==> flow/design.v <==
module fpadd (
    clk, reset, start,
    a, b,
    sum, 
    done
);
    input clk, reset, start;
    input [31:0] a, b;
    output [31:0] sum;
    output done;
    reg sign_a, sign_b, sign_r;
    reg [7:0] exp_a, exp_b, exp_r;
	reg [25:0] mant_a, mant_b;
    reg [25:0] mant_r;
	reg [31:0] sum;  
	reg done;
    reg [23:0] mant_sum;
    parameter IDLE = 3'b000;
    parameter SIGN = 3'b001;
    parameter SHIFT = 3'b010;
    parameter ADD = 3'b011;
	parameter RESSIGN = 3'b100;
    parameter NORM = 3'b101;
    parameter SEARCH = 3'b110;
	parameter FIN = 3'b111;
    reg[2:0] pres_state;
	always @(posedge clk) begin
	    if(reset) begin
			exp_a <= 0; exp_b <= 0; exp_r <= 0;
			mant_a <= 0; mant_b <= 0; mant_r <= 0;
			sign_a <= 0; sign_b <= 0; sign_r <= 0;
			done <= 0; sum <= 0; mant_sum <= 0;
    	end
    	else if(start) begin
	    	sign_a <= a[31];
	    	sign_b <= b[31];
			exp_a <= a[30:23];
			exp_b <= b[30:23];
			mant_a <= {3'b001, a[22:0]};  
			mant_b <= {3'b001, b[22:0]};  
	    	done <= 0;
	    	pres_state <= IDLE;
	    end
	    else begin
	    	case(pres_state)
			IDLE:  
	    	begin
		    	if ((exp_a == 8'b0) && (mant_a[22:0] == 22'b0 && mant_a[23] == 1'b1)) begin
					sum <= {sign_b, exp_b, mant_b[22:0]};
					done <= 1;
					pres_state <= FIN;
		    	end
	    		else if ((exp_b == 8'b0) && (mant_b[22:0] == 22'b0 && mant_b[23] == 1'b1)) begin
					sum <= {sign_a, exp_a, mant_a[22:0]};
					done <= 1;
					pres_state <= FIN;
		    	end
				else if (exp_a == 8'b11111111) begin
					sum <= {sign_a, exp_a, mant_a[22:0]};
					done <= 1;
					pres_state <= FIN;
				end
				else if (exp_b == 8'b11111111) begin
					sum <= {sign_b, exp_b, mant_b[22:0]};
					done <= 1;
					pres_state <= FIN;
				end
				else begin
					pres_state <= SIGN;
				end
			end	
			SIGN:  
			begin
				if (sign_a) begin
					mant_a <= ~mant_a + 1;
				end	
				if (sign_b) begin
					mant_b <= ~mant_b + 1;
				end	
				pres_state <= SHIFT;
			end
			SHIFT:  
			begin
				if(exp_a > exp_b) begin
					mant_b <= {sign_b, mant_b[25:1]};  
					exp_b <= exp_b + 1;
					exp_r <= exp_a;
				end
				else if(exp_a < exp_b) begin
					mant_a <= {sign_a, mant_a[25:1]};  
					exp_a <= exp_a + 1;
					exp_r <= exp_b;
				end
				else
					exp_r <= exp_a;
				pres_state <= (exp_a == exp_b) ? ADD : pres_state;
			end
			ADD:  
			begin
				mant_r <= mant_a + mant_b;
				pres_state <= RESSIGN;
			end
			RESSIGN:  
			begin
				if (mant_r[25] == 1) begin
					sign_r <= 1;
					mant_r <= -mant_r;
				end else begin
					sign_r <= 0;
				end
				pres_state <= NORM;
			end
			NORM:  
			begin
				if (mant_r == 0) begin
					exp_r <= 0;
					pres_state <= FIN;
				end else if ((mant_r[24] == 0) && (mant_r[23] == 1)) begin
					pres_state <= FIN;
				end else if (mant_r[24] == 1) begin
					mant_r <= mant_r >> 1;
					exp_r  <= exp_r + 1;
					pres_state <= FIN;
				end else
					pres_state <= SEARCH;
			end
			SEARCH:  
			begin
				if(mant_r[23] != 1) begin
					mant_r <= mant_r << 1;
					exp_r  <= exp_r - 1;
					pres_state <= SEARCH;
				end else
					pres_state <= FIN;
			end
			FIN:
			begin
				if (!done) begin
					sum <= {sign_r, exp_r, {mant_r[22:0]}};
					done <= 1;
				end
			end
			endcase
	    end
	end
endmodule
# --- Reports on fpadd ---
# Tool output for the design above, in the order of the flow.
# Lines are those of the file above, counted from 1.
# Operators: Yosys type, input widths -> output width; for muxes data width and select width s.
# Cell names lack the library's common part.
setup:
  design: "fpadd"
  clock: "clk"
  library: "sky130hd"
  lib_corner: "tt_025C_1v80"

# --- Elaborated design ---
# Source: Yosys, flattened and elaborated, memories not mapped. Widths are those after wreduce. Registers that Yosys merges into a memory's read port (data or address) are not register bits. Print and check cells do not count. Equal cells are merged and count once.
op_classes:
  add_sub_neg: 8
  n_cmp: 2
  eq_ne: 31
  muxes: 51
  n_logic: 5
  reduce_logical: 36
ops:
  columns: ["cell", "count"]
  rows:
  - ["$mux 26", 10]
  - ["$mux 32", 5]
  - ["$pmux 26 s4", 1]
  - ["$mux 8", 13]
  - ["$pmux 26 s2", 2]
  - ["$pmux 32 s2", 1]
  - ["$add 26x1->26 const B", 2]
  - ["$not 26->26", 2]
  - ["$mux 24", 2]
  - ["$logic_not 23->1", 2]
  - ["$add 26x26->26", 1]
  - ["$neg 26->26", 1]
  - ["$logic_not 26->1", 1]
  - ["$ne 2x2->1 const B", 12]
  - ["$ne 3x3->1 const B", 8]
  - ["$add 8x1->8 const B", 3]
  - ["$pmux 8 s3", 1]
  - ["$pmux 3 s7", 1]
  - ["$reduce_and 6->1", 3]
  - ["$eq 8x8->1 const B", 2]
  - ["$logic_not 8->1", 2]
  - ["$mux 3", 5]
  - ["$eq 3x3->1 const B", 4]
  - ["$reduce_and 3->1", 4]
  - ["$reduce_and 4->1", 3]
  - ["$reduce_bool 2->1", 5]
  - ["$mux 1", 9]
  - ["$sub 8x1->8 const B", 1]
# Other operator kinds: 17; their cells: 27.
bits:
  regBits: 141
  in_bits: 67

# --- Depth ---
# Depth = most cells in a row (Yosys ltp): at word level without a register or memory, in the mapped netlist without a sequential cell, where the memories' decode and read muxes count.
depth:
  ltp_word: 6
  ABC_AREA: 0
  ltp_mapped: 12
  ltp_nobuf: 9

# --- Netlist ---
# Source: synth_stat.txt of the flow (Yosys; design flattened, memories mapped). It holds for the ABC_AREA given above (unset counts as 0); a run with the other value may have another netlist.
synth_totals:
  cells: 1472
  synth_area_um2: 10935.5
  sequential_area_um2: 2932.8
  flip_flops: 146
  n_buf: 121
by_type:
  columns: ["cell", "count", "area_total_um2"]
  rows:
  - ["dfxtp_1", 145, 2.9E+03]
  - ["ha_1", 42, 525.504]
  - ["a21oi_1", 104, 520.499]
  - ["o21ai_0", 99, 495.475]
  - ["nand2_1", 129, 484.214]
  - ["nor2_1", 125, 469.2]
  - ["clkbuf_1", 97, 364.099]
  - ["xnor2_1", 32, 280.269]
  - ["inv_1", 72, 270.259]
  - ["o22ai_1", 42, 262.752]
  - ["nor3_1", 52, 260.25]
  - ["or3_1", 41, 256.496]
  - ["o221ai_1", 28, 245.235]
  - ["a221oi_1", 25, 218.96]
  - ["a211oi_1", 27, 202.694]
  - ["nand3_1", 38, 190.182]
  - ["mux2i_1", 18, 180.173]
  - ["a222oi_1", 15, 150.144]
# Not listed: further types 60, cells in them 341.

# --- Worst setup path after synthesis ---
# Source: OpenSTA report_checks on the synthesized netlist (no wires, ideal clock, input and output delay 20% of the period each), path of least setup slack; recovery checks are left aside. Register names are those of the netlist, which keeps one name where synthesis merged equal registers.
synth_timing:
  path_type: "reg-to-reg"
  startpoint: "register exp_b[3]"
  endpoint: "register exp_r[5]"
  clock_period_ps: 5000
  t_first_pin_ps: 0
  arrival_ps: 2697
  required_time_ps: 4870
  setup_slack_ps: 2173
  path_delay_ps: 2827
  stages: 10
  period_less_setup_slack_ps: 2827
# "path_delay_ps" = arrival - input delay + setup time.
# "stages" counts driving pins, that of a launching flip-flop among them; a cell with two outputs on the path counts twice.
# "period_less_setup_slack_ps" is the clock period less the worst setup slack; recovery checks do not enter. This is arithmetic on one report: input and output delays are still those of the set period (20% each).
# The rows between start and end are the longest chain of elaborated cells between them; the timing report does not say that the signal goes this way. Where chains are equally long, one stands for them.
# A line is the first line of the expression or statement that the cell stems from. Yosys adds cells for indexed reads and writes and turns some case tables into memories.
# A register here has more assigning lines than the two given.
synth_via:
  path_cell_list: "dfxtp_1 -> inv_1 -> ha_1 -> a21oi_1 -> nor2b_1 -> o31ai_1 -> nand2_1 -> mux2_2 -> a211oi_1 -> o32ai_1"
  elab_chain_len: 4
synth_rtl:
  columns: ["element", "line_no", "text"]
  rows:
  - ["from (decl)", 12, "reg [7:0] exp_a, exp_b, exp_r;"]
  - ["from (assign)", 38, "exp_b <= b[30:23];"]
  - ["from (assign)", 86, "exp_b <= exp_b + 1;"]
  - ["$lt 8x8->1", 89, "else if(exp_a < exp_b) begin"]
  - ["$mux 8", 89, null]
  - ["$mux 8", 84, "if(exp_a > exp_b) begin"]
  - ["$pmux 8 s3", 45, "case(pres_state)"]
  - ["to (assign)", 87, "exp_r <= exp_a;"]
  - ["to (assign)", 92, "exp_r <= exp_b;"]
  - ["to (decl)", 12, null]

# --- Path in the finished layout ---
# Path of least setup slack in the final report of stored run 1 (OpenROAD, finished layout, wires in). Where an end is a register, its clock arrival counts in the times.
# The report prints the path's times to 10 ps; the period is as set.
layout_timing:
  path_type: "reg-to-reg"
  startpoint: "register mant_r[1]"
  endpoint: "register exp_r[2]"
  clock_period_ps: 5910
  t_first_pin_ps: 440
  arrival_ps: 3900
  required_time_ps: 6250
  setup_slack_ps: 2350
  stages: 10
# The rows between start and end are the longest chain of elaborated cells between them; the timing report does not say that the signal goes this way. Where chains are equally long, one stands for them.
# A register here has more assigning lines than the two given.
layout_via:
  path_cell_list: "dfxtp_1 -> inv_1 -> ha_1 -> nor3b_1 -> nand2_1 -> or4b_1 -> nor2_1 -> o221ai_1 -> nand2b_1 -> o32ai_1"
  elab_chain_len: 3
layout_rtl:
  columns: ["element", "line_no", "text"]
  rows:
  - ["from (decl)", 14, "reg [25:0] mant_r;"]
  - ["from (assign)", 100, "mant_r <= mant_a + mant_b;"]
  - ["from (assign)", 107, "mant_r <= -mant_r;"]
  - ["$logic_not 26->1", 115, "if (mant_r == 0) begin"]
  - ["$mux 8", 115, null]
  - ["$pmux 8 s3", 45, "case(pres_state)"]
  - ["to (assign)", 87, "exp_r <= exp_a;"]
  - ["to (assign)", 92, "exp_r <= exp_b;"]
  - ["to (decl)", 12, "reg [7:0] exp_a, exp_b, exp_r;"]

# Module fpadd, platform sky130hd: 3 stored runs of the flow (Yosys, OpenROAD) with differing settings, in no particular order. Input and output delays are each 20% of the period that was set; the output load is 0.01 pF.
# "timing.achieved_period_ps" is the run's clock period less its worst setup slack. It is reckoned from that one timing run; input and output delays stay at 20% of the period that was set.
# By "critical_path_time_ps" is meant the share of the clock period that the worst setup path is allowed (20% is reserved at inputs, 20% at outputs), minus its slack. Clock arrival times at its registers enter into it.
# "fin_power_mw" is the tool's figure for a default switching activity; nothing was simulated.
# "critical_path_time_ps" is known to 10 ps.
runs:
  - name: "stored run 1"
    settings:
      ABC_AREA: 0
      CORE_ASPECT_RATIO: 1.77
      CORE_UTILIZATION: 21
      CTS_CLUSTER_DIAMETER: 167
      GPL_ROUTABILITY_DRIVEN: 0
      HOLD_SLACK_MARGIN: 0.05
      MIN_ROUTING_LAYER: "met1"
      period_ns: 5.91
      CAP_MARGIN: 20
      CORE_MARGIN: 2
      SLEW_MARGIN: 20
    results:
      fin_power_mw: 3.400
      timing.achieved_period_ps: 3558
      critical_path_time_ps: 3560
      worst_path_kind: "reg-to-reg"
      fin_ws_ps: 2352
      design_die_area_um2: 53990.6
      final_setup_tns_ps: 0
      hold_worst_slack_ps: 483
      synthesis_area_um2: 10935.5
      util_pct: 25.2
      final_stdcell_area_um2: 12996.2
  - name: "stored run 2"
    settings:
      ABC_AREA: 0
      CELL_PAD_IN_SITES_DETAIL_PLACEMENT: 1
      CORE_ASPECT_RATIO: 1.08
      CORE_UTILIZATION: 42
      CTS_CLUSTER_DIAMETER: 341
      CTS_CLUSTER_SIZE: 41
      GPL_ROUTABILITY_DRIVEN: 1
      GPL_TIMING_DRIVEN: 1
      PLACE_DENSITY: 0.47
      period_ns: 3.42
      CAP_MARGIN: 20
      CORE_MARGIN: 2
      SLEW_MARGIN: 20
    results:
      fin_power_mw: 6.185
      timing.achieved_period_ps: 3091
      critical_path_time_ps: 3090
      worst_path_kind: "reg-to-reg"
      fin_ws_ps: 329
      design_die_area_um2: 27345.1
      final_setup_tns_ps: 0
      hold_worst_slack_ps: 474
      synthesis_area_um2: 10935.5
      util_pct: 51.0
      final_stdcell_area_um2: 13081.3
  - name: "stored run 3"
    settings:
      ABC_AREA: 0
      CAP_MARGIN: 5
      CELL_PAD_IN_SITES_DETAIL_PLACEMENT: 2
      CORE_ASPECT_RATIO: 1.45
      CORE_MARGIN: 9
      CORE_UTILIZATION: 55
      CTS_CLUSTER_SIZE: 20
      GPL_ROUTABILITY_DRIVEN: 1
      PLACE_DENSITY_LB_ADDON: 0.22
      TNS_END_PERCENT: 70
      period_ns: 3.11
      SLEW_MARGIN: 20
    outcome: "unfinished; error DPL-0033 in placement"
